==> flow/design.v <==
`timescale 1ns / 1ps
module display_controller(
	input clk,  
	input rst,
	output hSync, vSync,
	output reg bright,
	output reg[9:0] hCount, 
	output reg [9:0] vCount  
	);
	always @ (posedge clk, posedge rst)
		begin
		if (rst)
			begin
			hCount <= 0;
			vCount <= 0;
			end
		else if (hCount < 10'd799)
			begin
			hCount <= hCount + 1;
			end
		else if (vCount < 10'd524)
			begin
			hCount <= 0;
			vCount <= vCount + 1;
			end
		else
			begin
			hCount <= 0;
			vCount <= 0;
			end
		end
	assign hSync = (hCount < 96) ? 0:1;
	assign vSync = (vCount < 2) ? 0:1;
	always @(posedge clk, posedge rst)
		begin
		if (rst)
			bright <= 0;
		else if(hCount > 10'd143 && hCount < 10'd784 && vCount > 10'd34 && vCount < 10'd516)
			bright <= 1;
		else
			bright <= 0;
		end	
endmodule
`timescale 1ns / 1ps
module game_control(
	input clk,
	input en,  
	input bright,
	input rst,
	input up, input left, input right, input down,
	input [9:0] hCount, vCount,
	output reg [11:0] rgb,
	output reg [3:0] lives 
   );
	wire block_fill;
	wire block_white_fill_2;
	wire block_white_fill_3;
	wire block_white_fill_4;
	wire block_white_fill_5;
	wire block_white_fill_6;
	wire block_white_fill_7;
	wire block_white_fill_8;
	wire block_white_fill_9;
	wire block_white_fill_10;
	wire block_white_fill_11;
	wire block_red_fill_2;
	wire block_red_fill_3;
	wire block_red_fill_4;
	wire block_red_fill_5;
	wire block_red_fill_6;
	wire block_red_fill_7;
	wire block_red_fill_8;
	wire block_red_fill_9;
	wire block_red_fill_10;
	wire block_red_fill_11;
	wire block_blue_fill_2;
	wire block_blue_fill_3;
	wire block_blue_fill_4;
	wire block_blue_fill_5;
	wire block_blue_fill_6;
	wire block_blue_fill_7;
	wire block_blue_fill_8;
	wire block_blue_fill_9;
	wire block_blue_fill_10;
	wire block_blue_fill_11;
	wire ball_fill;
	wire start_screen;
	wire win_screen;
	wire lost_screen;
	reg [1:0] enablewhite2;
	reg [1:0] enablewhite3;
	reg [1:0] enablewhite4;
	reg [1:0] enablewhite5;
	reg [1:0] enablewhite6;
	reg [1:0] enablewhite7;
	reg [1:0] enablewhite8;
	reg [1:0] enablewhite9;
	reg [1:0] enablewhite10;
	reg [1:0] enablewhite11;
	reg [1:0] enablered2;
	reg [1:0] enablered3;
	reg [1:0] enablered4;
	reg [1:0] enablered5;
	reg [1:0] enablered6;
	reg [1:0] enablered7;
	reg [1:0] enablered8;
	reg [1:0] enablered9;
	reg [1:0] enablered10;
	reg [1:0] enablered11;
	reg [1:0] enableblue2;
	reg [1:0] enableblue3;
	reg [1:0] enableblue4;
	reg [1:0] enableblue5;
	reg [1:0] enableblue6;
	reg [1:0] enableblue7;
	reg [1:0] enableblue8;
	reg [1:0] enableblue9;
	reg [1:0] enableblue10;
	reg [1:0] enableblue11;
	reg reg_down;
	reg [9:0] xpos, ypos;
	reg [9:0] xpos2, ypos2;
	reg [1:0] move;
	reg [1:0] ydirection;
	reg [1:0] ydir_b, ydir_n;
	reg ydir_nset;
	reg [1:0] xdirection;
	reg [1:0] xspeed;
	parameter BLACK  = 12'b0000_0000_0000;
	parameter WHITE  = 12'b1111_1111_1111;
	parameter RED    = 12'b1111_0000_0000;
	parameter GREEN  = 12'b0000_1111_0000;
	parameter GREY   = 12'b0101_0101_0101;
	parameter YELLOW = 12'b1111_1111_0000;
	parameter CYAN   = 12'b0000_1111_1111;
	parameter BLUE   = 12'b0000_0000_1111;
	always@ (*) begin
		if(reg_down == 1)
			if(~bright )	 
				rgb = 12'b0000_0000_0000;
			else if (lives < 1 && lost_screen && !(enableblue2 == 0 && enableblue3 == 0 && enableblue4 == 0 && enableblue5 == 0 && enableblue6 == 0 && enableblue7 == 0 
			&& enableblue8 == 0 && enableblue9 == 0 && enableblue10 == 0 && enableblue11 == 0 && enablered2 == 0 && enablered3 == 0 && enablered4 == 0 
			&& enablered5 == 0 && enablered6 == 0 && enablered7 == 0 && enablered8 == 0 && enablered9 == 0 && enablered10 == 0 && enablered11 == 0 &&
			enablewhite2 == 0 && enablewhite3 == 0 && enablewhite4 == 0 && enablewhite5 == 0 && enablewhite6 == 0 && enablewhite7 == 0 && enablewhite8 == 0 && 
			enablewhite9 == 0 && enablewhite10 == 0 && enablewhite11 == 0))
				rgb = RED;
			else if (lives >= 1 && block_fill && !(enableblue2 == 0 && enableblue3 == 0 && enableblue4 == 0 && enableblue5 == 0 && enableblue6 == 0 && enableblue7 == 0 
			&& enableblue8 == 0 && enableblue9 == 0 && enableblue10 == 0 && enableblue11 == 0 && enablered2 == 0 && enablered3 == 0 && enablered4 == 0 
			&& enablered5 == 0 && enablered6 == 0 && enablered7 == 0 && enablered8 == 0 && enablered9 == 0 && enablered10 == 0 && enablered11 == 0 &&
			enablewhite2 == 0 && enablewhite3 == 0 && enablewhite4 == 0 && enablewhite5 == 0 && enablewhite6 == 0 && enablewhite7 == 0 && enablewhite8 == 0 && 
			enablewhite9 == 0 && enablewhite10 == 0 && enablewhite11 == 0)) 
				rgb = GREY; 
			else if (lives >= 1 && block_white_fill_2 || block_white_fill_3 || block_white_fill_4 || block_white_fill_5 || block_white_fill_6 || block_white_fill_7|| 
			block_white_fill_8 || block_white_fill_9 || block_white_fill_10 || block_white_fill_11) 
				rgb = WHITE; 
			else if (lives >= 1 && block_red_fill_2 || block_red_fill_3 || block_red_fill_4 || block_red_fill_5 || block_red_fill_6 || block_red_fill_7|| 
			block_red_fill_8 || block_red_fill_9 || block_red_fill_10 || block_red_fill_11)
				rgb = RED; 
			else if (lives >= 1 && block_blue_fill_2 || block_blue_fill_3 || block_blue_fill_4 || block_blue_fill_5 || block_blue_fill_6 || block_blue_fill_7|| 
			block_blue_fill_8 || block_blue_fill_9 || block_blue_fill_10 || block_blue_fill_11)
				rgb = BLUE;
			else if (lives >= 1 && ball_fill && !(enableblue2 == 0 && enableblue3 == 0 && enableblue4 == 0 && enableblue5 == 0 && enableblue6 == 0 && enableblue7 == 0 
			&& enableblue8 == 0 && enableblue9 == 0 && enableblue10 == 0 && enableblue11 == 0 && enablered2 == 0 && enablered3 == 0 && enablered4 == 0 
			&& enablered5 == 0 && enablered6 == 0 && enablered7 == 0 && enablered8 == 0 && enablered9 == 0 && enablered10 == 0 && enablered11 == 0 &&
			enablewhite2 == 0 && enablewhite3 == 0 && enablewhite4 == 0 && enablewhite5 == 0 && enablewhite6 == 0 && enablewhite7 == 0 && enablewhite8 == 0 && 
			enablewhite9 == 0 && enablewhite10 == 0 && enablewhite11 == 0))
				rgb = CYAN;
			else if(lives >= 1 && enableblue2 == 0 && enableblue3 == 0 && enableblue4 == 0 && enableblue5 == 0 && enableblue6 == 0 && enableblue7 == 0 
			&& enableblue8 == 0 && enableblue9 == 0 && enableblue10 == 0 && enableblue11 == 0 && enablered2 == 0 && enablered3 == 0 && enablered4 == 0 
			&& enablered5 == 0 && enablered6 == 0 && enablered7 == 0 && enablered8 == 0 && enablered9 == 0 && enablered10 == 0 && enablered11 == 0 &&
			enablewhite2 == 0 && enablewhite3 == 0 && enablewhite4 == 0 && enablewhite5 == 0 && enablewhite6 == 0 && enablewhite7 == 0 && enablewhite8 == 0 && 
			enablewhite9 == 0 && enablewhite10 == 0 && enablewhite11 == 0 && win_screen)
				rgb = GREEN;
			else	
				rgb= BLACK;	
		else
		  if(~bright )	 
		      rgb = 12'b0000_0000_0000;
		  else if (start_screen)
		      rgb = YELLOW;
		  else
		      rgb = BLACK;
	end
	assign block_fill= vCount>=(ypos-5) && vCount<=(ypos+5) && hCount>=(xpos-50) && hCount<=(xpos+50);
	assign start_screen = ((hCount>= 10'd148) && (hCount <= 10'd776)) && ((vCount >= 10'd40) && (vCount <= 10'd600));
	assign win_screen = ((hCount>= 10'd148) && (hCount <= 10'd776)) && ((vCount >= 10'd40) && (vCount <= 10'd600));
	assign lost_screen = ((hCount>= 10'd148) && (hCount <= 10'd776)) && ((vCount >= 10'd40) && (vCount <= 10'd600));
	assign block_white_fill_2= ((hCount>= 10'd148) && (hCount <= 10'd209)) && ((vCount >= 10'd40) && (vCount <= 10'd90) && (enablewhite2)) ? 1 : 0;
	assign block_white_fill_3= ((hCount>= 10'd211) && (hCount <= 10'd272)) && ((vCount >= 10'd40) && (vCount <= 10'd90) && (enablewhite3)) ? 1 : 0;
	assign block_white_fill_4= ((hCount>= 10'd274) && (hCount <= 10'd335)) && ((vCount >= 10'd40) && (vCount <= 10'd90) && (enablewhite4)) ? 1 : 0;
	assign block_white_fill_5= ((hCount>= 10'd337) && (hCount <= 10'd398)) && ((vCount >= 10'd40) && (vCount <= 10'd90) && (enablewhite5)) ? 1 : 0;
	assign block_white_fill_6= ((hCount>= 10'd400) && (hCount <= 10'd461)) && ((vCount >= 10'd40) && (vCount <= 10'd90) && (enablewhite6)) ? 1 : 0;
	assign block_white_fill_7= ((hCount>= 10'd463) && (hCount <= 10'd524)) && ((vCount >= 10'd40) && (vCount <= 10'd90) && (enablewhite7)) ? 1 : 0;
	assign block_white_fill_8= ((hCount>= 10'd526) && (hCount <= 10'd587)) && ((vCount >= 10'd40) && (vCount <= 10'd90) && (enablewhite8)) ? 1 : 0;
	assign block_white_fill_9= ((hCount>= 10'd589) && (hCount <= 10'd650)) && ((vCount >= 10'd40) && (vCount <= 10'd90) && (enablewhite9)) ? 1 : 0;
	assign block_white_fill_10= ((hCount>= 10'd652) && (hCount <= 10'd713)) && ((vCount >= 10'd40) && (vCount <= 10'd90) && (enablewhite10)) ? 1 : 0;
	assign block_white_fill_11= ((hCount>= 10'd715) && (hCount <= 10'd776)) && ((vCount >= 10'd40) && (vCount <= 10'd90) && (enablewhite11)) ? 1 : 0;
	assign block_red_fill_2= ((hCount>= 10'd148) && (hCount <= 10'd209)) && ((vCount >= 10'd91) && (vCount <= 10'd141) && (enablered2)) ? 1 : 0;
	assign block_red_fill_3= ((hCount>= 10'd211) && (hCount <= 10'd272)) && ((vCount >= 10'd91) && (vCount <= 10'd141) && (enablered3)) ? 1 : 0;
	assign block_red_fill_4= ((hCount>= 10'd274) && (hCount <= 10'd335)) && ((vCount >= 10'd91) && (vCount <= 10'd141) && (enablered4)) ? 1 : 0;
	assign block_red_fill_5= ((hCount>= 10'd337) && (hCount <= 10'd398)) && ((vCount >= 10'd91) && (vCount <= 10'd141) && (enablered5)) ? 1 : 0;
	assign block_red_fill_6= ((hCount>= 10'd400) && (hCount <= 10'd461)) && ((vCount >= 10'd91) && (vCount <= 10'd141) && (enablered6)) ? 1 : 0;
	assign block_red_fill_7= ((hCount>= 10'd463) && (hCount <= 10'd524)) && ((vCount >= 10'd91) && (vCount <= 10'd141) && (enablered7)) ? 1 : 0;
	assign block_red_fill_8= ((hCount>= 10'd526) && (hCount <= 10'd587)) && ((vCount >= 10'd91) && (vCount <= 10'd141) && (enablered8)) ? 1 : 0;
	assign block_red_fill_9= ((hCount>= 10'd589) && (hCount <= 10'd650)) && ((vCount >= 10'd91) && (vCount <= 10'd141) && (enablered9)) ? 1 : 0;
	assign block_red_fill_10= ((hCount>= 10'd652) && (hCount <= 10'd713)) && ((vCount >= 10'd91) && (vCount <= 10'd141) && (enablered10)) ? 1 : 0;
	assign block_red_fill_11= ((hCount>= 10'd715) && (hCount <= 10'd776)) && ((vCount >= 10'd91) && (vCount <= 10'd141) && (enablered11)) ? 1 : 0;
	assign block_blue_fill_2= ((hCount>= 10'd148) && (hCount <= 10'd209)) && ((vCount >= 10'd142) && (vCount <= 10'd192) && (enableblue2)) ? 1 : 0;
	assign block_blue_fill_3= ((hCount>= 10'd211) && (hCount <= 10'd272)) && ((vCount >= 10'd142) && (vCount <= 10'd192) && (enableblue3)) ? 1 : 0;
	assign block_blue_fill_4= ((hCount>= 10'd274) && (hCount <= 10'd335)) && ((vCount >= 10'd142) && (vCount <= 10'd192) && (enableblue4)) ? 1 : 0;
	assign block_blue_fill_5= ((hCount>= 10'd337) && (hCount <= 10'd398)) && ((vCount >= 10'd142) && (vCount <= 10'd192) && (enableblue5)) ? 1 : 0;
	assign block_blue_fill_6= ((hCount>= 10'd400) && (hCount <= 10'd461)) && ((vCount >= 10'd142) && (vCount <= 10'd192) && (enableblue6)) ? 1 : 0;
	assign block_blue_fill_7= ((hCount>= 10'd463) && (hCount <= 10'd524)) && ((vCount >= 10'd142) && (vCount <= 10'd192) && (enableblue7)) ? 1 : 0;
	assign block_blue_fill_8= ((hCount>= 10'd526) && (hCount <= 10'd587)) && ((vCount >= 10'd142) && (vCount <= 10'd192) && (enableblue8)) ? 1 : 0;
	assign block_blue_fill_9= ((hCount>= 10'd589) && (hCount <= 10'd650)) && ((vCount >= 10'd142) && (vCount <= 10'd192) && (enableblue9)) ? 1 : 0;
	assign block_blue_fill_10= ((hCount>= 10'd652) && (hCount <= 10'd713)) && ((vCount >= 10'd142) && (vCount <= 10'd192) && (enableblue10)) ? 1 : 0;
	assign block_blue_fill_11= ((hCount>= 10'd715) && (hCount <= 10'd776)) && ((vCount >= 10'd142) && (vCount <= 10'd192) && (enableblue11)) ? 1 : 0;
	assign ball_fill =  (vCount>=(ypos2) && vCount<=(ypos2) && hCount>=(xpos2-10) && hCount<=(xpos2+10) || 
	                     vCount>=(ypos2-1) && vCount<=(ypos2+1) && hCount>=(xpos2-10) && hCount<=(xpos2+10)||
						 vCount>=(ypos2-2) && vCount<=(ypos2+2) && hCount>=(xpos2-10) && hCount<=(xpos2+10)|| 
	                     vCount>=(ypos2-3) && vCount<=(ypos2+3) && hCount>=(xpos2-8) && hCount<=(xpos2+8)||
						 vCount>=(ypos2-4) && vCount<=(ypos2+4) && hCount>=(xpos2-8) && hCount<=(xpos2+8) ||
	                     vCount>=(ypos2-5) && vCount<=(ypos2+5) && hCount>=(xpos2-6) && hCount<=(xpos2+6) ||
						 vCount>=(ypos2-6) && vCount<=(ypos2+6) && hCount>=(xpos2-6) && hCount<=(xpos2+6) ||
	                     vCount>=(ypos2-7) && vCount<=(ypos2+7) && hCount>=(xpos2-4) && hCount<=(xpos2+4)||
						 vCount>=(ypos2-7) && vCount<=(ypos2+7) && hCount>=(xpos2-4) && hCount<=(xpos2+4)||
	                     vCount>=(ypos2-8) && vCount<=(ypos2+8) && hCount>=(xpos2-2) && hCount<=(xpos2+2) ||
	                     vCount>=(ypos2-9) && vCount<=(ypos2+9) && hCount>=(xpos2-1) && hCount<=(xpos2+1));
	always@ (posedge clk, posedge rst)
		begin
			if(rst)
			begin
				reg_down <= 0;
				move <= 0;
			end	
		    else if (en && down) 
				reg_down <= 1;
			else if(en && up && reg_down == 1)
				move <=1;
		end
	always@(posedge clk, posedge rst) 
	begin
		if(rst)
			begin 
				lives <= 3'd3;
				enablewhite2 <= 1;
				enablewhite3 <= 1;
				enablewhite4 <= 1;
				enablewhite5 <= 1;
				enablewhite6 <= 1;
				enablewhite7 <= 1;
				enablewhite8 <= 1;
				enablewhite9 <= 1;
				enablewhite10 <= 1;
				enablewhite11 <= 1;
				enablered2 <= 1;
				enablered3 <= 1;
				enablered4 <= 1;
				enablered5 <= 1;
				enablered6 <= 1;
				enablered7 <= 1;
				enablered8 <= 1;
				enablered9 <= 1;
				enablered10 <= 1;
				enablered11 <= 1;
				enableblue2 <= 1;
				enableblue3 <= 1;
				enableblue4 <= 1;
				enableblue5 <= 1;
				enableblue6 <= 1;
				enableblue7 <= 1;
				enableblue8 <= 1;
				enableblue9 <= 1;
				enableblue10 <= 1;
				enableblue11 <= 1;
				xpos <= 450;
				ypos <= 470;
				xpos2 <= 450;
				ypos2 <= 456;
				ydirection <= 1;
				xdirection <= 2;
				xspeed <= 0;
			end
		else if (en && reg_down == 1)
			begin
			ydir_b = ydirection;
			ydir_n = ydirection;
			ydir_nset = 1'b0;
			if ((ypos2 + 4 > 465) && (ypos2 + 4 < 467) && ydir_b == 0) 
				begin
					if ((xpos2 >= xpos - 50) && (xpos2 <= xpos + 50))
						begin ydir_n = 1; ydir_nset = 1'b1; end
					if ((xpos2 >= xpos - 1) && (xpos2 <= xpos + 1))
						begin
							xdirection <= 2;
							xspeed <= 0;
						end
					if ((xpos2 >= xpos - 50) && (xpos2 <= xpos -27))
						begin
							xdirection <= 0;
							xspeed <= 2;
						end
					if ((xpos2 >= xpos - 26) && (xpos2 <= xpos - 2))
						begin
							xdirection <= 0;
							xspeed <= 1;
						end
					if ((xpos2 >= xpos + 2) && (xpos2 <= xpos + 26))
						begin
							xdirection <= 1;
							xspeed <= 1;
						end
					if ((xpos2 >= xpos + 27) && (xpos2 <= xpos +50))
					begin
						xdirection <= 1;
						xspeed <= 2;
					end
			end
			begin
				if ((ypos2 - 4 <= 192))
					begin
						if ((xpos2 - 10 >= 148) && (xpos2 + 10 <= 210) && (enableblue2))
						begin
							enableblue2 <= 0;
							ydir_b = 0;
						end
						if ((xpos2 - 10 >= 211) && (xpos2 + 10 <= 273) && (enableblue3))
						begin
							enableblue3 <= 0;
							ydir_b = 0;
						end
						if ((xpos2 - 10 >= 274) && (xpos2 + 10 <= 336) && (enableblue4))
						begin
							enableblue4 <= 0;
							ydir_b = 0;
						end
						if ((xpos2 - 10 >= 337) && (xpos2 + 10 <= 399) && (enableblue5))
						begin
							enableblue5 <= 0;
							ydir_b = 0;
						end
						if ((xpos2 - 10 >= 400) && (xpos2 + 10 <= 462) && (enableblue6))
						begin
							enableblue6 <= 0;
							ydir_b = 0;
						end
						if ((xpos2 - 10 >= 461) && (xpos2 + 10 <= 525) && (enableblue7))
						begin
							enableblue7 <= 0;
							ydir_b = 0;
						end
						if ((xpos2 - 10 >= 526) && (xpos2 + 10 <= 588) && (enableblue8))
						begin
							enableblue8 <= 0;
							ydir_b = 0;
						end
						if ((xpos2 - 10 >= 589) && (xpos2 + 10 <= 651) && (enableblue9))
						begin
							enableblue9 <= 0;
							ydir_b = 0;
						end
						if ((xpos2 - 10 >= 652) && (xpos2 + 10 <= 714) && (enableblue10))
						begin
							enableblue10 <= 0;
							ydir_b = 0;
						end
						if ((xpos2 - 10 >= 715) && (xpos2 + 10 <= 778) && (enableblue11))
						begin
							enableblue11 <= 0;
							ydir_b = 0;
						end
					end
			end
			begin
				if ((ypos2 + 4 <= 146) && (ypos2 + 4 >= 142) && (ydir_b == 0))
					begin
						if ((xpos2 - 10 >= 148) && (xpos2 + 10 <= 210) && (enableblue2))
						begin
							enableblue2 <= 0;
							ydir_b = 1;
						end
						if ((xpos2 - 10 >= 211) && (xpos2 + 10 <= 273) && (enableblue3))
						begin
							enableblue3 <= 0;
							ydir_b = 1;
						end
						if ((xpos2 - 10 >= 274) && (xpos2 + 10 <= 336) && (enableblue4))
						begin
							enableblue4 <= 0;
							ydir_b = 1;
						end
						if ((xpos2 - 10 >= 337) && (xpos2 + 10 <= 399) && (enableblue5))
						begin
							enableblue5 <= 0;
							ydir_b = 1;
						end
						if ((xpos2 - 10 >= 400) && (xpos2 + 10 <= 462) && (enableblue6))
						begin
							enableblue6 <= 0;
							ydir_b = 1;
						end
						if ((xpos2 - 10 >= 463) && (xpos2 + 10 <= 525) && (enableblue7))
						begin
							enableblue7 <= 0;
							ydir_b = 1;
						end
						if ((xpos2 - 10 >= 526) && (xpos2 + 10 <= 588) && (enableblue8))
						begin
							enableblue8 <= 0;
							ydir_b = 1;
						end
						if ((xpos2 - 10 >= 589) && (xpos2 + 10 <= 651) && (enableblue9))
						begin
							enableblue9 <= 0;
							ydir_b = 1;
						end
						if ((xpos2 - 10 >= 652) && (xpos2 + 10 <= 714) && (enableblue10))
						begin
							enableblue10 <= 0;
							ydir_b = 1;
						end
						if ((xpos2 - 10 >= 715) && (xpos2 + 10 <= 776) && (enableblue11))
						begin
							enableblue11 <= 0;
							ydir_b = 1;
						end
					end
			end
			begin
				if ((ypos2 - 4 <= 192) && (ypos2 - 4 >= 142))
					begin
						if ((xpos2 - 10 >= 205) && (xpos2 - 10 <= 209) && (enableblue2))
						begin
							enableblue2 <= 0;
							xdirection <= 1;
						end
						if ((xpos2 + 10 >= 148) && (xpos2 + 10 <= 152) && (enableblue2))
						begin
							enableblue2 <= 0;
							xdirection <= 0;
						end
						if ((xpos2 - 10 >= 268) && (xpos2 - 10 <= 272) && (enableblue3))
						begin
							enableblue3 <= 0;
							xdirection <= 1;
						end
						if ((xpos2 + 10 >= 211) && (xpos2 + 10 <= 215) && (enableblue3))
						begin
							enableblue3 <= 0;
							xdirection <= 0;
						end
						if ((xpos2 - 10 >= 331) && (xpos2 - 10 <= 335) && (enableblue4))
						begin
							enableblue4 <= 0;
							xdirection <= 1;
						end
						if ((xpos2 + 10 >= 274) && (xpos2 + 10 <= 278) && (enableblue4))
						begin
							enableblue4 <= 0;
							xdirection <= 0;
						end
						if ((xpos2 - 10 >= 394) && (xpos2 - 10 <= 398) && (enableblue5))
						begin
							enableblue5 <= 0;
							xdirection <= 1;
						end
						if ((xpos2 + 10 >= 337) && (xpos2 + 10 <= 341) && (enableblue5))
						begin
							enableblue5 <= 0;
							xdirection <= 0;
						end
						if ((xpos2 - 10 >= 457) && (xpos2 - 10 <= 461) && (enableblue6))
						begin
							enableblue6 <= 0;
							xdirection <= 1;
						end
						if ((xpos2 + 10 >= 400) && (xpos2 + 10 <= 404) && (enableblue6))
						begin
							enableblue6 <= 0;
							xdirection <= 0;
						end
						if ((xpos2 - 10 >= 520) && (xpos2 - 10 <= 524) && (enableblue7))
						begin
							enableblue7 <= 0;
							xdirection <= 1;
						end
						if ((xpos2 + 10 >= 463) && (xpos2 + 10 <= 467) && (enableblue7))
						begin
							enableblue7 <= 0;
							xdirection <= 0;
						end
						if ((xpos2 - 10 >= 583) && (xpos2 - 10 <= 587) && (enableblue8))
						begin
							enableblue8 <= 0;
							xdirection <= 1;
						end
						if ((xpos2 + 10 >= 526) && (xpos2 + 10 <= 530) && (enableblue8))
						begin
							enableblue8 <= 0;
							xdirection <= 0;
						end
						if ((xpos2 - 10 >= 646) && (xpos2 - 10 <= 650) && (enableblue9))
						begin
							enableblue9 <= 0;
							xdirection <= 1;
						end
						if ((xpos2 + 10 >= 589) && (xpos2 + 10 <= 593) && (enableblue9))
						begin
							enableblue9 <= 0;
							xdirection <= 0;
						end
						if ((xpos2 - 10 >= 709) && (xpos2 - 10 <= 713) && (enableblue10))
						begin
							enableblue10 <= 0;
							xdirection <= 1;
						end
						if ((xpos2 + 10 >= 652) && (xpos2 + 10 <= 656) && (enableblue10))
						begin
							enableblue10 <= 0;
							xdirection <= 0;
						end
						if ((xpos2 - 10 >= 772) && (xpos2 - 10 <= 776) && (enableblue11))
						begin
							enableblue11 <= 0;
							xdirection <= 1;
						end
						if ((xpos2 + 10 >= 715) && (xpos2 + 10 <= 719) && (enableblue11))
						begin
							enableblue11 <= 0;
							xdirection <= 0;
						end
					end
			end
			begin
				if ((ypos2 - 4 <= 141))
					begin
						if ((xpos2 - 10 >= 148) && (xpos2 + 10 <= 210) && (enablered2))
						begin
							enablered2 <= 0;
							ydir_b = 0;
						end
						if ((xpos2 - 10 >= 211) && (xpos2 + 10 <= 273) && (enablered3))
						begin
							enablered3 <= 0;
							ydir_b = 0;
						end
						if ((xpos2 - 10 >= 274) && (xpos2 + 10 <= 336) && (enablered4))
						begin
							enablered4 <= 0;
							ydir_b = 0;
						end
						if ((xpos2 - 10 >= 337) && (xpos2 + 10 <= 399) && (enablered5))
						begin
							enablered5 <= 0;
							ydir_b = 0;
						end
						if ((xpos2 - 10 >= 400) && (xpos2 + 10 <= 462) && (enablered6))
						begin
							enablered6 <= 0;
							ydir_b = 0;
						end
						if ((xpos2 - 10 >= 463) && (xpos2 + 10 <= 525) && (enablered7))
						begin
							enablered7 <= 0;
							ydir_b = 0;
						end
						if ((xpos2 - 10 >= 526) && (xpos2 + 10 <= 588) && (enablered8))
						begin
							enablered8 <= 0;
							ydir_b = 0;
						end
						if ((xpos2 - 10 >= 589) && (xpos2 + 10 <= 651) && (enablered9))
						begin
							enablered9 <= 0;
							ydir_b = 0;
						end
						if ((xpos2 - 10 >= 652) && (xpos2 + 10 <= 714) && (enablered10))
						begin
							enablered10 <= 0;
							ydir_b = 0;
						end
						if ((xpos2 - 10 >= 715) && (xpos2 + 10 <= 778) && (enablered11))
						begin
							enablered11 <= 0;
							ydir_b = 0;
						end
					end
			end	
			begin
				if ((ypos2 + 4 <= 92) && ydir_b == 0)
					begin
						if ((xpos2 - 10 >= 148) && (xpos2 + 10 <= 210) && (enablered2))
						begin
							enablered2 <= 0;
							ydir_b = 1;
						end
						if ((xpos2 - 10 >= 211) && (xpos2 + 10 <= 273) && (enablered3))
						begin
							enablered3 <= 0;
							ydir_b = 1;
						end
						if ((xpos2 - 10 >= 274) && (xpos2 + 10 <= 336) && (enablered4))
						begin
							enablered4 <= 0;
							ydir_b = 1;
						end
						if ((xpos2 - 10 >= 337) && (xpos2 + 10 <= 399) && (enablered5))
						begin
							enablered5 <= 0;
							ydir_b = 1;
						end
						if ((xpos2 - 10 >= 400) && (xpos2 + 10 <= 462) && (enablered6))
						begin
							enablered6 <= 0;
							ydir_b = 1;
						end
						if ((xpos2 - 10 >= 463) && (xpos2 + 10 <= 525) && (enablered7))
						begin
							enablered7 <= 0;
							ydir_b = 1;
						end
						if ((xpos2 - 10 >= 526) && (xpos2 + 10 <= 588) && (enablered8))
						begin
							enablered8 <= 0;
							ydir_b = 1;
						end
						if ((xpos2 - 10 >= 589) && (xpos2 + 10 <= 651) && (enablered9))
						begin
							enablered9 <= 0;
							ydir_b = 1;
						end
						if ((xpos2 - 10 >= 652) && (xpos2 + 10 <= 714) && (enablered10))
						begin
							enablered10 <= 0;
							ydir_b = 1;
						end
						if ((xpos2 - 10 >= 715) && (xpos2 + 10 <= 778) && (enablered11))
						begin
							enablered11 <= 0;
							ydir_b = 1;
						end
					end
			end	
			begin
				if ((ypos2 - 4 <= 141) && (ypos2 - 4 >= 91))
					begin
						if ((xpos2 - 10 >= 205) && (xpos2 - 10 <= 209) && (enablered2))
						begin
							enablered2 <= 0;
							xdirection <= 1;
						end
						if ((xpos2 + 10 >= 148) && (xpos2 + 10 <= 152) && (enablered2))
						begin
							enablered2 <= 0;
							xdirection <= 0;
						end
						if ((xpos2 - 10 >= 268) && (xpos2 - 10 <= 272) && (enablered3))
						begin
							enablered3 <= 0;
							xdirection <= 1;
						end
						if ((xpos2 + 10 >= 211) && (xpos2 + 10 <= 215) && (enablered3))
						begin
							enablered3 <= 0;
							xdirection <= 0;
						end
						if ((xpos2 - 10 >= 331) && (xpos2 - 10 <= 335) && (enablered4))
						begin
							enablered4 <= 0;
							xdirection <= 1;
						end
						if ((xpos2 + 10 >= 274) && (xpos2 + 10 <= 278) && (enablered4))
						begin
							enablered4 <= 0;
							xdirection <= 0;
						end
						if ((xpos2 - 10 >= 394) && (xpos2 - 10 <= 398) && (enablered5))
						begin
							enablered5 <= 0;
							xdirection <= 1;
						end
						if ((xpos2 + 10 >= 337) && (xpos2 + 10 <= 341) && (enablered5))
						begin
							enablered5 <= 0;
							xdirection <= 0;
						end
						if ((xpos2 - 10 >= 457) && (xpos2 - 10 <= 461) && (enablered6))
						begin
							enablered6 <= 0;
							xdirection <= 1;
						end
						if ((xpos2 + 10 >= 400) && (xpos2 + 10 <= 404) && (enablered6))
						begin
							enablered6 <= 0;
							xdirection <= 0;
						end
						if ((xpos2 - 10 >= 520) && (xpos2 - 10 <= 524) && (enablered7))
						begin
							enablered7 <= 0;
							xdirection <= 1;
						end
						if ((xpos2 + 10 >= 463) && (xpos2 + 10 <= 467) && (enablered7))
						begin
							enablered7 <= 0;
							xdirection <= 0;
						end
						if ((xpos2 - 10 >= 583) && (xpos2 - 10 <= 587) && (enablered8))
						begin
							enablered8 <= 0;
							xdirection <= 1;
						end
						if ((xpos2 + 10 >= 526) && (xpos2 + 10 <= 530) && (enablered8))
						begin
							enablered8 <= 0;
							xdirection <= 0;
						end
						if ((xpos2 - 10 >= 646) && (xpos2 - 10 <= 650) && (enablered9))
						begin
							enablered9 <= 0;
							xdirection <= 1;
						end
						if ((xpos2 + 10 >= 589) && (xpos2 + 10 <= 593) && (enablered9))
						begin
							enablered9 <= 0;
							xdirection <= 0;
						end
						if ((xpos2 - 10 >= 709) && (xpos2 - 10 <= 713) && (enablered10))
						begin
							enablered10 <= 0;
							xdirection <= 1;
						end
						if ((xpos2 + 10 >= 652) && (xpos2 + 10 <= 656) && (enablered10))
						begin
							enablered10 <= 0;
							xdirection <= 0;
						end
						if ((xpos2 - 10 >= 772) && (xpos2 - 10 <= 776) && (enablered11))
						begin
							enablered11 <= 0;
							xdirection <= 1;
						end
						if ((xpos2 + 10 >= 715) && (xpos2 + 10 <= 719) && (enablered11))
						begin
							enablered11 <= 0;
							xdirection <= 0;
						end
					end
			end
			begin
				if ((ypos2 - 4 <= 90))
					begin
						if ((xpos2 - 10 >= 148) && (xpos2 + 10 <= 210) && (enablewhite2))
						begin
							enablewhite2 <= 0;
							ydir_b = 0;
						end
						if ((xpos2 - 10 >= 211) && (xpos2 + 10 <= 273) && (enablewhite3))
						begin
							enablewhite3 <= 0;
							ydir_b = 0;
						end
						if ((xpos2 - 10 >= 274) && (xpos2 + 10 <= 336) && (enablewhite4))
						begin
							enablewhite4 <= 0;
							ydir_b = 0;
						end
						if ((xpos2 - 10 >= 337) && (xpos2 + 10 <= 399) && (enablewhite5))
						begin
							enablewhite5 <= 0;
							ydir_b = 0;
						end
						if ((xpos2 - 10 >= 400) && (xpos2 + 10 <= 462) && (enablewhite6))
						begin
							enablewhite6 <= 0;
							ydir_b = 0;
						end
						if ((xpos2 - 10 >= 463) && (xpos2 + 10 <= 525) && (enablewhite7))
						begin
							enablewhite7 <= 0;
							ydir_b = 0;
						end
						if ((xpos2 - 10 >= 526) && (xpos2 + 10 <= 588) && (enablewhite8))
						begin
							enablewhite8 <= 0;
							ydir_b = 0;
						end
						if ((xpos2 - 10 >= 589) && (xpos2 + 10 <= 651) && (enablewhite9))
						begin
							enablewhite9 <= 0;
							ydir_b = 0;
						end
						if ((xpos2 - 10 >= 652) && (xpos2 + 10 <= 714) && (enablewhite10))
						begin
							enablewhite10 <= 0;
							ydir_b = 0;
						end
						if ((xpos2 - 10 >= 715) && (xpos2 + 10 <= 778) && (enablewhite11))
						begin
							enablewhite11 <= 0;
							ydir_b = 0;
						end
					end
			end
			begin
				if ((ypos2 - 4 <= 90) && (ypos2 - 4 >= 40))
					begin
						if ((xpos2 - 10 >= 205) && (xpos2 - 10 <= 209) && (enablewhite2))
						begin
							enablewhite2 <= 0;
							xdirection <= 1;
						end
						if ((xpos2 + 10 >= 148) && (xpos2 + 10 <= 152) && (enablewhite2))
						begin
							enablewhite2 <= 0;
							xdirection <= 0;
						end
						if ((xpos2 - 10 >= 268) && (xpos2 - 10 <= 272) && (enablewhite3))
						begin
							enablewhite3 <= 0;
							xdirection <= 1;
						end
						if ((xpos2 + 10 >= 211) && (xpos2 + 10 <= 215) && (enablewhite3))
						begin
							enablewhite3 <= 0;
							xdirection <= 0;
						end
						if ((xpos2 - 10 >= 331) && (xpos2 - 10 <= 335) && (enablewhite4))
						begin
							enablewhite4 <= 0;
							xdirection <= 1;
						end
						if ((xpos2 + 10 >= 274) && (xpos2 + 10 <= 278) && (enablewhite4))
						begin
							enablewhite4 <= 0;
							xdirection <= 0;
						end
						if ((xpos2 - 10 >= 394) && (xpos2 - 10 <= 398) && (enablewhite5))
						begin
							enablewhite5 <= 0;
							xdirection <= 1;
						end
						if ((xpos2 + 10 >= 337) && (xpos2 + 10 <= 341) && (enablewhite5))
						begin
							enablewhite5 <= 0;
							xdirection <= 0;
						end
						if ((xpos2 - 10 >= 457) && (xpos2 - 10 <= 461) && (enablewhite6))
						begin
							enablewhite6 <= 0;
							xdirection <= 1;
						end
						if ((xpos2 + 10 >= 400) && (xpos2 + 10 <= 404) && (enablewhite6))
						begin
							enablewhite6 <= 0;
							xdirection <= 0;
						end
						if ((xpos2 - 10 >= 520) && (xpos2 - 10 <= 524) && (enablewhite7))
						begin
							enablewhite7 <= 0;
							xdirection <= 1;
						end
						if ((xpos2 + 10 >= 463) && (xpos2 + 10 <= 467) && (enablewhite7))
						begin
							enablewhite7 <= 0;
							xdirection <= 0;
						end
						if ((xpos2 - 10 >= 583) && (xpos2 - 10 <= 587) && (enablewhite8))
						begin
							enablewhite8 <= 0;
							xdirection <= 1;
						end
						if ((xpos2 + 10 >= 526) && (xpos2 + 10 <= 530) && (enablewhite8))
						begin
							enablewhite8 <= 0;
							xdirection <= 0;
						end
						if ((xpos2 - 10 >= 646) && (xpos2 - 10 <= 650) && (enablewhite9))
						begin
							enablewhite9 <= 0;
							xdirection <= 1;
						end
						if ((xpos2 + 10 >= 589) && (xpos2 + 10 <= 593) && (enablewhite9))
						begin
							enablewhite9 <= 0;
							xdirection <= 0;
						end
						if ((xpos2 - 10 >= 709) && (xpos2 - 10 <= 713) && (enablewhite10))
						begin
							enablewhite10 <= 0;
							xdirection <= 1;
						end
						if ((xpos2 + 10 >= 652) && (xpos2 + 10 <= 656) && (enablewhite10))
						begin
							enablewhite10 <= 0;
							xdirection <= 0;
						end
						if ((xpos2 - 10 >= 772) && (xpos2 - 10 <= 776) && (enablewhite11))
						begin
							enablewhite11 <= 0;
							xdirection <= 1;
						end
						if ((xpos2 + 10 >= 715) && (xpos2 + 10 <= 719) && (enablewhite11))
						begin
							enablewhite11 <= 0;
							xdirection <= 0;
						end
					end
			end
		if ((ypos2 - 4 <= 41) && (ydir_b)) 
			begin ydir_n = 0; ydir_nset = 1'b1; end
		if ((xpos2 - 5 <= 147) && (xdirection == 0)) 
			xdirection <= 1;
		if ((xpos2 + 5 >= 777) && (xdirection == 1)) 
			xdirection <= 0;
		if(move && ypos2 <= 475)
			begin
				if (ydir_b == 1)
					ypos2 <= ypos2 - 2;
				else if (ydir_b == 0)
					ypos2 <= ypos2 + 2;
				else if (ydir_b == 2)
					ypos2 <= ypos2 - 1;
				if (xdirection == 0)
				begin
					if (xspeed == 2)
					begin
						if( xpos2 - 4 >= 148)
							xpos2 <= xpos2 - 4;
					end
					else if (xspeed == 1)
					begin
						if( xpos2 - 2 >= 148)
							xpos2 <= xpos2 - 2;
					end
				end
				else if (xdirection == 1)
				begin
					if (xspeed == 2)
					begin
						if( xpos2 + 4 <= 776)
							xpos2 <= xpos2 + 4;
					end
					else if (xspeed == 1)
					begin
						if( xpos2 + 2 <= 776)
							xpos2 <= xpos2 + 2;
					end
				end
				else if (xdirection == 2)
				begin
					xpos2 <= xpos2;
				end
			end
		else if (ypos2 >= 471)
			begin 
				lives <= lives - 3'd1;
				if (ypos2 >= 472)
					begin
						xpos <= 450;
						ypos <= 470;
						xpos2 <= 450;
						ypos2 <= 456;
						begin ydir_n = 1; ydir_nset = 1'b1; end
						xdirection <= 2;
					end
			end
		if(right) 
			begin
				xpos<=xpos+4;  
				if(xpos>=730)  
					xpos<=730;
			end
		else if(left) 
			begin
				xpos<=xpos-4;
				if(xpos<=200)
					xpos<=200;
			end
			ydirection <= ydir_nset ? ydir_n : ydir_b;
		end
	end
endmodule
module display_lives(
	input clk,
	input[3:0] displayNumber,
	output reg [3:0] anode,
	output reg [6:0] ssdOut	
    );
	reg [20:0] refresh;
	reg [3:0] LEDNumber;
	wire [1:0] LEDCounter;
	always @ (posedge clk)
	begin
		refresh <= refresh + 21'd1;
	end
	assign LEDCounter = refresh[20:19];
	always @ (*)
	 begin
		begin
			anode = 4'b1110;
			LEDNumber = displayNumber;
		end	
	end
	always @ (*)
    begin
        case (LEDNumber)
        4'd0: ssdOut = 7'b0000001;     
        4'd1: ssdOut = 7'b1001111; 
        4'd2: ssdOut = 7'b0010010; 
        4'd3: ssdOut = 7'b0000110;  
        default: ssdOut = 7'b0000110; 
        endcase
    end
endmodule
`timescale 1ns / 1ps
module vga_top(
	input ClkPort,
	input BtnC,
	input BtnU,
	input BtnD,
	input BtnR,
	input BtnL,
	input MoveTick,  
	output hSync, vSync,
	output [3:0] vgaR, vgaG, vgaB,
	output An0, An1, An2, An3, An4, An5, An6, An7,
	output Ca, Cb, Cc, Cd, Ce, Cf, Cg, Dp,
	output MemOE, MemWR, RamCS, QuadSpiFlashCS
	);
	wire Reset;
	assign Reset=BtnC;
	wire bright;
	wire[9:0] hc, vc;
	wire[3:0] lives;
	wire [6:0] ssdOut;
	wire [3:0] anode;
	wire [11:0] rgb;
	display_controller dc(.clk(ClkPort), .rst(Reset), .hSync(hSync), .vSync(vSync), .bright(bright), .hCount(hc), .vCount(vc));
	game_control sc(.clk(ClkPort), .en(MoveTick), .bright(bright), .rst(BtnC), .up(BtnU), .down(BtnD),.left(BtnL),.right(BtnR),.hCount(hc), .vCount(vc), .rgb(rgb), .lives(lives));
	display_lives cnt(.clk(ClkPort), .displayNumber(lives), .anode(anode), .ssdOut(ssdOut));
	assign vgaR = rgb[11 : 8];
	assign vgaG = rgb[7  : 4];
	assign vgaB = rgb[3  : 0];
	assign {MemOE, MemWR, RamCS, QuadSpiFlashCS} = 4'b1111;
	assign {An7, An6, An5, An4, An3, An2, An1, An0} = {4'b1111, anode};
	assign {Ca, Cb, Cc, Cd, Ce, Cf, Cg} = ssdOut[6 : 0];
	assign Dp = 1'b1;  
endmodule
From RTL to reports: vga_top
What the tools print for vga_top, step after step.
Lines are those of the file above, counted from 1.
Cell names lack the library's common part.
{"block": "design", "design": "vga_top", "clock_port": "ClkPort", "library": "sky130hd", "lib_corner": "tt_025C_1v80"}

Elaborated design
Counts by Yosys on the flattened word-level netlist (proc, flatten, opt, wreduce; memories kept). Register bits leave out memories and registers merged into their read ports (data or address). Print and check cells are left out. Cells with the same type and inputs are merged into one.
{"block": "bits", "ff_bits": 123, "latch_bits": 0, "ram_bits": 0, "romBits": 0, "clocked_rd_ports_x_width": 0, "memories": 0, "in_bits": 7, "out_inout_bits": 34, "word_cells": 1099}
{"block": "op_classes", "n_addsub": 47, "n_mul": 0, "div_mod_pow": 0, "compare": 168, "equal": 16, "n_shift": 0, "muxes": 412, "logic": 2, "n_reduce_logical": 412}
{"block": "op_table", "op": "10-bit by 32-bit >= comparator with 1-bit output", "n": 21}
{"block": "op_table", "op": "10-bit by 32-bit less-or-equal comparator with 1-bit output", "n": 21}
{"block": "op_table", "op": "2-bit 2-to-1 mux", "n": 334}
{"block": "op_table", "op": "32-bit by 10-bit less-or-equal comparator with 1-bit output (second input constant)", "n": 17}
{"block": "op_table", "op": "32-bit by 10-bit >= comparator with 1-bit output (second input constant)", "n": 14}
{"block": "op_table", "op": "32-bit by 9-bit >= comparator with 1-bit output (second input constant)", "n": 13}
{"block": "op_table", "op": "32-bit by 9-bit less-or-equal comparator with 1-bit output (second input constant)", "n": 12}
{"block": "op_table", "op": "32-bit by 8-bit >= comparator with 1-bit output (second input constant)", "n": 9}
{"block": "op_table", "op": "10-bit 2-to-1 mux", "n": 26}
{"block": "op_table", "op": "32-bit by 8-bit less-or-equal comparator with 1-bit output (second input constant)", "n": 8}
{"block": "op_table", "op": "1-bit by 2-bit logical AND with 1-bit output", "n": 123}
{"block": "op_table", "op": "1-bit logical AND", "n": 203}
{"block": "op_table", "op": "12-bit 2-to-1 mux", "n": 10}
{"block": "op_table", "op": "10-bit by 3-bit adder with 11-bit output (second input constant)", "n": 7}
{"block": "op_table", "op": "10-bit by 3-bit subtractor with 11-bit output (second input constant)", "n": 7}
{"block": "op_table", "op": "10-bit by 9-bit >= comparator with 1-bit output (second input constant)", "n": 7}
{"block": "op_table", "op": "2-bit logical NOT", "n": 35}
{"block": "op_table", "op": "32-bit by 7-bit less-or-equal comparator with 1-bit output (second input constant)", "n": 2}
{"block": "op_table", "op": "10-bit less-or-equal comparator (second input constant)", "n": 6}
{"block": "op_table", "op": "10-bit by 9-bit less-or-equal comparator with 1-bit output (second input constant)", "n": 6}
{"block": "op_table", "op": "10-bit >= comparator (second input constant)", "n": 5}
{"block": "op_table", "op": "10-bit by 2-bit adder with 11-bit output (second input constant)", "n": 4}
{"block": "op_table", "op": "10-bit by 2-bit subtractor with 11-bit output (second input constant)", "n": 4}
{"block": "op_table", "op": "10-bit by 4-bit adder with 11-bit output (second input constant)", "n": 4}
{"block": "op_table", "op": "10-bit by 4-bit subtractor with 11-bit output (second input constant)", "n": 4}
{"block": "op_table", "op": "10-bit less-than comparator (second input constant)", "n": 4}
{"block": "op_table", "op": "10-bit by 8-bit less-or-equal comparator with 1-bit output (second input constant)", "n": 4}
{"block": "op_table", "op": "1-bit 2-to-1 mux", "n": 40}
Other operator kinds: 49; their cells: 107.

Depth
Longest topological path by Yosys (ltp), each cell counted once; first at word level (registers and memories cut), then after technology mapping (sequential cells cut; the memories' decode and read muxes count).
{"block": "logic_depth", "ltp_word": 77, "abc_area": 0, "ltp_mapped": 22, "depth_no_buf": 21}

After synthesis
Yosys stat after the flow's synthesis: flattened, memories mapped to cells. It holds for the ABC_AREA given above (unset counts as 0); a run with the other value may have another netlist.
{"block": "types", "cell": "ha_1", "n": 377, "area_total_um2": 4.72E+03}
{"block": "types", "cell": "dfrtp_1", "n": 75, "area_total_um2": 1876.8}
{"block": "types", "cell": "xnor2_1", "n": 207, "area_total_um2": 1.81E+03}
{"block": "types", "cell": "dfstp_2", "n": 45, "area_total_um2": 1.18E+03}
{"block": "types", "cell": "nand2_1", "n": 281, "area_total_um2": 1.05E+03}
{"block": "types", "cell": "a21oi_1", "n": 200, "area_total_um2": 1000.96}
{"block": "types", "cell": "nor2_1", "n": 265, "area_total_um2": 994.704}
{"block": "types", "cell": "o21ai_0", "n": 158, "area_total_um2": 790.758}
{"block": "types", "cell": "a21o_1", "n": 93, "area_total_um2": 698.17}
{"block": "types", "cell": "nand3_1", "n": 98, "area_total_um2": 490.47}
{"block": "types", "cell": "and2_1", "n": 63, "area_total_um2": 394.128}
{"block": "types", "cell": "nand4_1", "n": 62, "area_total_um2": 387.872}
{"block": "types", "cell": "nor3_1", "n": 76, "area_total_um2": 380.365}
{"block": "types", "cell": "nor2b_1", "n": 55, "area_total_um2": 344.08}
{"block": "types", "cell": "inv_1", "n": 90, "area_total_um2": 337.824}
{"block": "types", "cell": "clkbuf_1", "n": 86, "area_total_um2": 322.81}
{"block": "types", "cell": "nor4_1", "n": 51, "area_total_um2": 319.056}
{"block": "types", "cell": "o21a_1", "n": 41, "area_total_um2": 307.795}
Other cell types: 104; their cells: 689.
{"block": "mapped", "cells": 3012, "mapped_area_um2": 22914.5, "sequential_area_um2": 3059.2, "flip_flops": 120, "n_buf": 156}
By module: a second synthesis without flattening, with its own total; a netlist apart from the flattened one above.
{"block": "hier_totals", "cells_unflattened": 2980, "hier_area_um2": 22885.7}
Each row is one instance without its submodules.
{"block": "modules", "module": "game_control", "instances": 1, "n_cells": 2834, "mod_area_um2": 21561.9, "mod_seq_area_um2": 2533.7}
{"block": "modules", "module": "display_controller", "instances": 1, "n_cells": 123, "mod_area_um2": 1162.4, "mod_seq_area_um2": 525.5}
{"block": "modules", "module": "display_lives", "instances": 1, "n_cells": 13, "mod_area_um2": 90.1, "mod_seq_area_um2": 0.0}
{"block": "modules", "module": "vga_top", "instances": 1, "n_cells": 10, "mod_area_um2": 71.3, "mod_seq_area_um2": 0.0}

Path before layout
Source: OpenSTA report_checks on the synthesized netlist (no wires, ideal clock, input and output delay 20% of the period each), path of least setup slack; recovery checks are left aside. Register names are those of the netlist, which keeps one name where synthesis merged equal registers.
{"block": "synth_timing", "path_kind": "reg-to-output", "startpoint": "register sc.xpos2[2]", "endpoint": "output vgaG[2]", "tclk_ns": 12.0, "output_delay_ns": 2.400, "t_first_pin_ns": 0.000, "t_arrival_ns": 4.471, "required_ns": 9.600, "setup_slack_ns": 5.129, "delay_ns": 4.471, "driving_pins": 21, "path_buffers": 4, "synth_period_reached_ns": 6.871}
"delay_ns" = arrival - input delay + setup time.
A path that ends at an output port has no setup time.
"driving_pins" counts driving pins, that of a launching flip-flop among them; a cell with two outputs on the path counts twice.
"synth_period_reached_ns" = period - worst setup slack (recovery checks aside). The figure is calculated, with input and output delays left at 20% of the set period.
The rows between start and end are the longest chain of elaborated cells between them; the timing report does not say that the signal goes this way. Where chains are equally long, one stands for them.
Each line given opens the expression or statement behind the cell; cells for indexed reads and writes are added by Yosys, which also makes memories of some case tables.
At most two assigning lines are given for a register; there are more.
{"block": "synth_between", "path_cell_list": "dfrtp_1 -> clkbuf_1 -> inv_1 -> ha_1 -> clkbuf_1 -> clkbuf_1 -> inv_1 -> ha_1 -> a21oi_1 -> o21bai_1 -> a21o_1 -> a21o_1 -> a21oi_1 -> nor2b_1 -> o21ai_0 -> a21oi_1 -> o32a_1 -> a21o_1 -> and3_1 -> a22oi_1 -> buf_4", "elab_chain_cells": 24, "cone_cells": 64, "classes_between": "add/sub: 12; compare: 12; mux: 8; reduce/logical: 32"}
{"block": "synth_rtl", "element": "start: declaration", "line_no": 122, "rtl": "reg [9:0] xpos2, ypos2;"}
{"block": "synth_rtl", "element": "start: assignment", "line_no": 928, "rtl": "xpos2 <= xpos2 - 4;"}
{"block": "synth_rtl", "element": "start: assignment", "line_no": 933, "rtl": "xpos2 <= xpos2 - 2;"}
{"block": "synth_rtl", "element": "10-bit by 4-bit subtractor with 11-bit output", "line_no": 218, "rtl": "assign ball_fill = (vCount>=(ypos2) && vCount<=(ypos2) && hCount>=(xpos2-10) && hCount<=(xpos2+10) ||"}
{"block": "synth_rtl", "element": "10-bit by 32-bit >= comparator with 1-bit output", "line_no": 218}
{"block": "synth_rtl", "element": "1-bit logical AND x2", "line_no": 218}
{"block": "synth_rtl", "element": "1-bit logical OR x10", "line_no": 218}
{"block": "synth_rtl", "element": "1-bit logical AND x2", "line_no": 162, "rtl": "else if (lives >= 1 && ball_fill && !(enableblue2 == 0 && enableblue3 == 0 && enableblue4 == 0 && enableblue5 ..."}
{"block": "synth_rtl", "element": "12-bit 2-to-1 mux", "line_no": 162}
{"block": "synth_rtl", "element": "12-bit 2-to-1 mux", "line_no": 159, "rtl": "else if (lives >= 1 && block_blue_fill_2 || block_blue_fill_3 || block_blue_fill_4 || block_blue_fill_5 || blo ..."}
{"block": "synth_rtl", "element": "12-bit 2-to-1 mux", "line_no": 156, "rtl": "else if (lives >= 1 && block_red_fill_2 || block_red_fill_3 || block_red_fill_4 || block_red_fill_5 || block_r ..."}
{"block": "synth_rtl", "element": "12-bit 2-to-1 mux", "line_no": 153, "rtl": "else if (lives >= 1 && block_white_fill_2 || block_white_fill_3 || block_white_fill_4 || block_white_fill_5 || ..."}
{"block": "synth_rtl", "element": "12-bit 2-to-1 mux", "line_no": 147, "rtl": "else if (lives >= 1 && block_fill && !(enableblue2 == 0 && enableblue3 == 0 && enableblue4 == 0 && enableblue5 ..."}
{"block": "synth_rtl", "element": "12-bit 2-to-1 mux", "line_no": 141, "rtl": "else if (lives < 1 && lost_screen && !(enableblue2 == 0 && enableblue3 == 0 && enableblue4 == 0 && enableblue5 ..."}
{"block": "synth_rtl", "element": "12-bit 2-to-1 mux", "line_no": 139, "rtl": "if(~bright )"}
{"block": "synth_rtl", "element": "12-bit 2-to-1 mux", "line_no": 138, "rtl": "if(reg_down == 1)"}
{"block": "synth_rtl", "element": "end: declaration", "line_no": 1025, "rtl": "output [3:0] vgaR, vgaG, vgaB,"}
Some nets on the timed path still bear RTL names; the line given drives or declares the net.
{"block": "synth_nets", "net": "vgaG[0]", "line_no": 138}

Worst path after layout
Path of least setup slack in the final report of run 1 (OpenROAD, finished layout, wires in). Where an end is a register, its clock arrival counts in the times.
{"block": "layout_timing", "path_kind": "reg-to-output", "startpoint": "register sc.ypos2[3]", "endpoint": "output vgaG[0]", "tclk_ns": 5.33, "output_delay_ns": 1.07, "t_first_pin_ns": 0.49, "t_arrival_ns": 4.36, "required_ns": 4.26, "setup_slack_ns": -0.10, "driving_pins": 19, "path_buffers": 3}
The rows between start and end are the longest chain of elaborated cells between them; the timing report does not say that the signal goes this way. Where chains are equally long, one stands for them.
At most two assigning lines are given for a register; there are more.
{"block": "layout_between", "path_cell_list": "dfstp_2 -> ha_4 -> buf_6 -> nand3_4 -> nor2_4 -> xnor2_2 -> ha_1 -> nand4_1 -> nor4_2 -> nor2_1 -> and2_1 -> o32a_1 -> a2111oi_4 -> a2111oi_4 -> buf_6 -> a21o_1 -> and3_4 -> a22oi_2 -> buf_2", "elab_chain_cells": 25, "cone_cells": 88, "classes_between": "add/sub: 18; compare: 20; mux: 8; reduce/logical: 42"}
{"block": "layout_rtl", "element": "start: declaration", "line_no": 122, "rtl": "reg [9:0] xpos2, ypos2;"}
{"block": "layout_rtl", "element": "start: assignment", "line_no": 918, "rtl": "ypos2 <= ypos2 - 2;"}
{"block": "layout_rtl", "element": "start: assignment", "line_no": 920, "rtl": "ypos2 <= ypos2 + 2;"}
{"block": "layout_rtl", "element": "10-bit by 1-bit subtractor with 11-bit output", "line_no": 219, "rtl": "vCount>=(ypos2-1) && vCount<=(ypos2+1) && hCount>=(xpos2-10) && hCount<=(xpos2+10)||"}
{"block": "layout_rtl", "element": "10-bit by 32-bit >= comparator with 1-bit output", "line_no": 219}
{"block": "layout_rtl", "element": "1-bit logical AND x3", "line_no": 219}
{"block": "layout_rtl", "element": "1-bit logical OR x10", "line_no": 218, "rtl": "assign ball_fill = (vCount>=(ypos2) && vCount<=(ypos2) && hCount>=(xpos2-10) && hCount<=(xpos2+10) ||"}
{"block": "layout_rtl", "element": "1-bit logical AND x2", "line_no": 162, "rtl": "else if (lives >= 1 && ball_fill && !(enableblue2 == 0 && enableblue3 == 0 && enableblue4 == 0 && enableblue5 ..."}
{"block": "layout_rtl", "element": "12-bit 2-to-1 mux", "line_no": 162}
{"block": "layout_rtl", "element": "12-bit 2-to-1 mux", "line_no": 159, "rtl": "else if (lives >= 1 && block_blue_fill_2 || block_blue_fill_3 || block_blue_fill_4 || block_blue_fill_5 || blo ..."}
{"block": "layout_rtl", "element": "12-bit 2-to-1 mux", "line_no": 156, "rtl": "else if (lives >= 1 && block_red_fill_2 || block_red_fill_3 || block_red_fill_4 || block_red_fill_5 || block_r ..."}
{"block": "layout_rtl", "element": "12-bit 2-to-1 mux", "line_no": 153, "rtl": "else if (lives >= 1 && block_white_fill_2 || block_white_fill_3 || block_white_fill_4 || block_white_fill_5 || ..."}
{"block": "layout_rtl", "element": "12-bit 2-to-1 mux", "line_no": 147, "rtl": "else if (lives >= 1 && block_fill && !(enableblue2 == 0 && enableblue3 == 0 && enableblue4 == 0 && enableblue5 ..."}
{"block": "layout_rtl", "element": "12-bit 2-to-1 mux", "line_no": 141, "rtl": "else if (lives < 1 && lost_screen && !(enableblue2 == 0 && enableblue3 == 0 && enableblue4 == 0 && enableblue5 ..."}
{"block": "layout_rtl", "element": "12-bit 2-to-1 mux", "line_no": 139, "rtl": "if(~bright )"}
{"block": "layout_rtl", "element": "12-bit 2-to-1 mux", "line_no": 138, "rtl": "if(reg_down == 1)"}
{"block": "layout_rtl", "element": "end: declaration", "line_no": 1025, "rtl": "output [3:0] vgaR, vgaG, vgaB,"}

Subject: vga_top on sky130hd, stored results

Hello all,

Settings and measured results of 2 stored flow runs for module vga_top (sky130hd), not sorted in any way. The constraints put input and output delay at 20% of the set period each and load the outputs with 0.01 pF.
"timing.achieved_period_ns" is the run's clock period less its worst setup slack. It is reckoned from that one timing run; input and output delays stay at 20% of the period that was set.
By "worst_setup_path_time_ns" is meant the share of the clock period that the worst setup path is allowed (20% is reserved at inputs, 20% at outputs), minus its slack. Clock arrival times at its registers enter into it.
"final_power_w" is the tool's figure for a default switching activity; nothing was simulated.

Run 1
==> flow/run.sh <==
#!/bin/bash
# the make line also repeats the synthesis and layout settings of config.mk as NAME=value (left out here)
make -C /OpenROAD-flow-scripts/flow DESIGN_CONFIG=/design/flow/config.mk WORK_HOME=/design/flow/orfs CLKGATE_MAP_FILE= finish
==> flow/config.mk <==
export PLATFORM = sky130hd
export DESIGN_NAME = vga_top
export DESIGN_NICKNAME = vga_top
export VERILOG_FILES = /design/flow/design.v
export SDC_FILE = /design/flow/constraint.sdc
export NUM_CORES = 4
export LEC_CHECK = 0
export CAP_MARGIN = 20
export CORE_MARGIN = 2
export CORE_UTILIZATION = 40
export PLACE_DENSITY = 0.6
export SLEW_MARGIN = 20
==> flow/constraint.sdc <==
create_clock -name core_clock -period 5.33 [get_ports {ClkPort}]
set_input_delay 1.0660 -clock core_clock [delete_from_list [all_inputs] [get_ports {ClkPort}]]
set_output_delay 1.0660 -clock core_clock [all_outputs]
set_load 0.01 [all_outputs]

==> results of run 1, as JSON <==
{
  "final_setup_tns_ns": -0.388,
  "fin_util_pct": 50.3,
  "yosys.chip_area_um2": 22914.5,
  "die_footprint_um2": 59216.8,
  "ws_setup_ns": -0.096,
  "worst_setup_path_time_ns": 4.36,
  "critical_path_kind": "reg-to-output",
  "final_hold_ws_ns": 0.471,
  "timing.achieved_period_ns": 5.426,
  "final_power_w": 0.011855,
  "finalCellArea_um2": 28409.7
}

Run 2
==> flow/run.sh <==
#!/bin/bash
# the make line also repeats the synthesis and layout settings of config.mk as NAME=value (left out here)
make -C /OpenROAD-flow-scripts/flow DESIGN_CONFIG=/design/flow/config.mk WORK_HOME=/design/flow/orfs CLKGATE_MAP_FILE= finish
==> flow/config.mk <==
export PLATFORM = sky130hd
export DESIGN_NAME = vga_top
export DESIGN_NICKNAME = vga_top
export VERILOG_FILES = /design/flow/design.v
export SDC_FILE = /design/flow/constraint.sdc
export NUM_CORES = 4
export LEC_CHECK = 0
export CAP_MARGIN = 20
export CORE_MARGIN = 2
export CORE_UTILIZATION = 54
export SLEW_MARGIN = 10
==> flow/constraint.sdc <==
create_clock -name core_clock -period 12.0 [get_ports {ClkPort}]
set_input_delay 2.4000 -clock core_clock [delete_from_list [all_inputs] [get_ports {ClkPort}]]
set_output_delay 2.4000 -clock core_clock [all_outputs]
set_load 0.01 [all_outputs]

==> results of run 2, as JSON <==
{
  "final_hold_ws_ns": 0.458,
  "fin_util_pct": 57.4,
  "yosys.chip_area_um2": 22914.5,
  "ws_setup_ns": 2.816,
  "final_power_w": 0.004391,
  "final_setup_tns_ns": 0.000,
  "finalCellArea_um2": 24071.8,
  "timing.achieved_period_ns": 9.184,
  "worst_setup_path_time_ns": 6.78,
  "critical_path_kind": "reg-to-output",
  "die_footprint_um2": 44097.9
}

Thanks
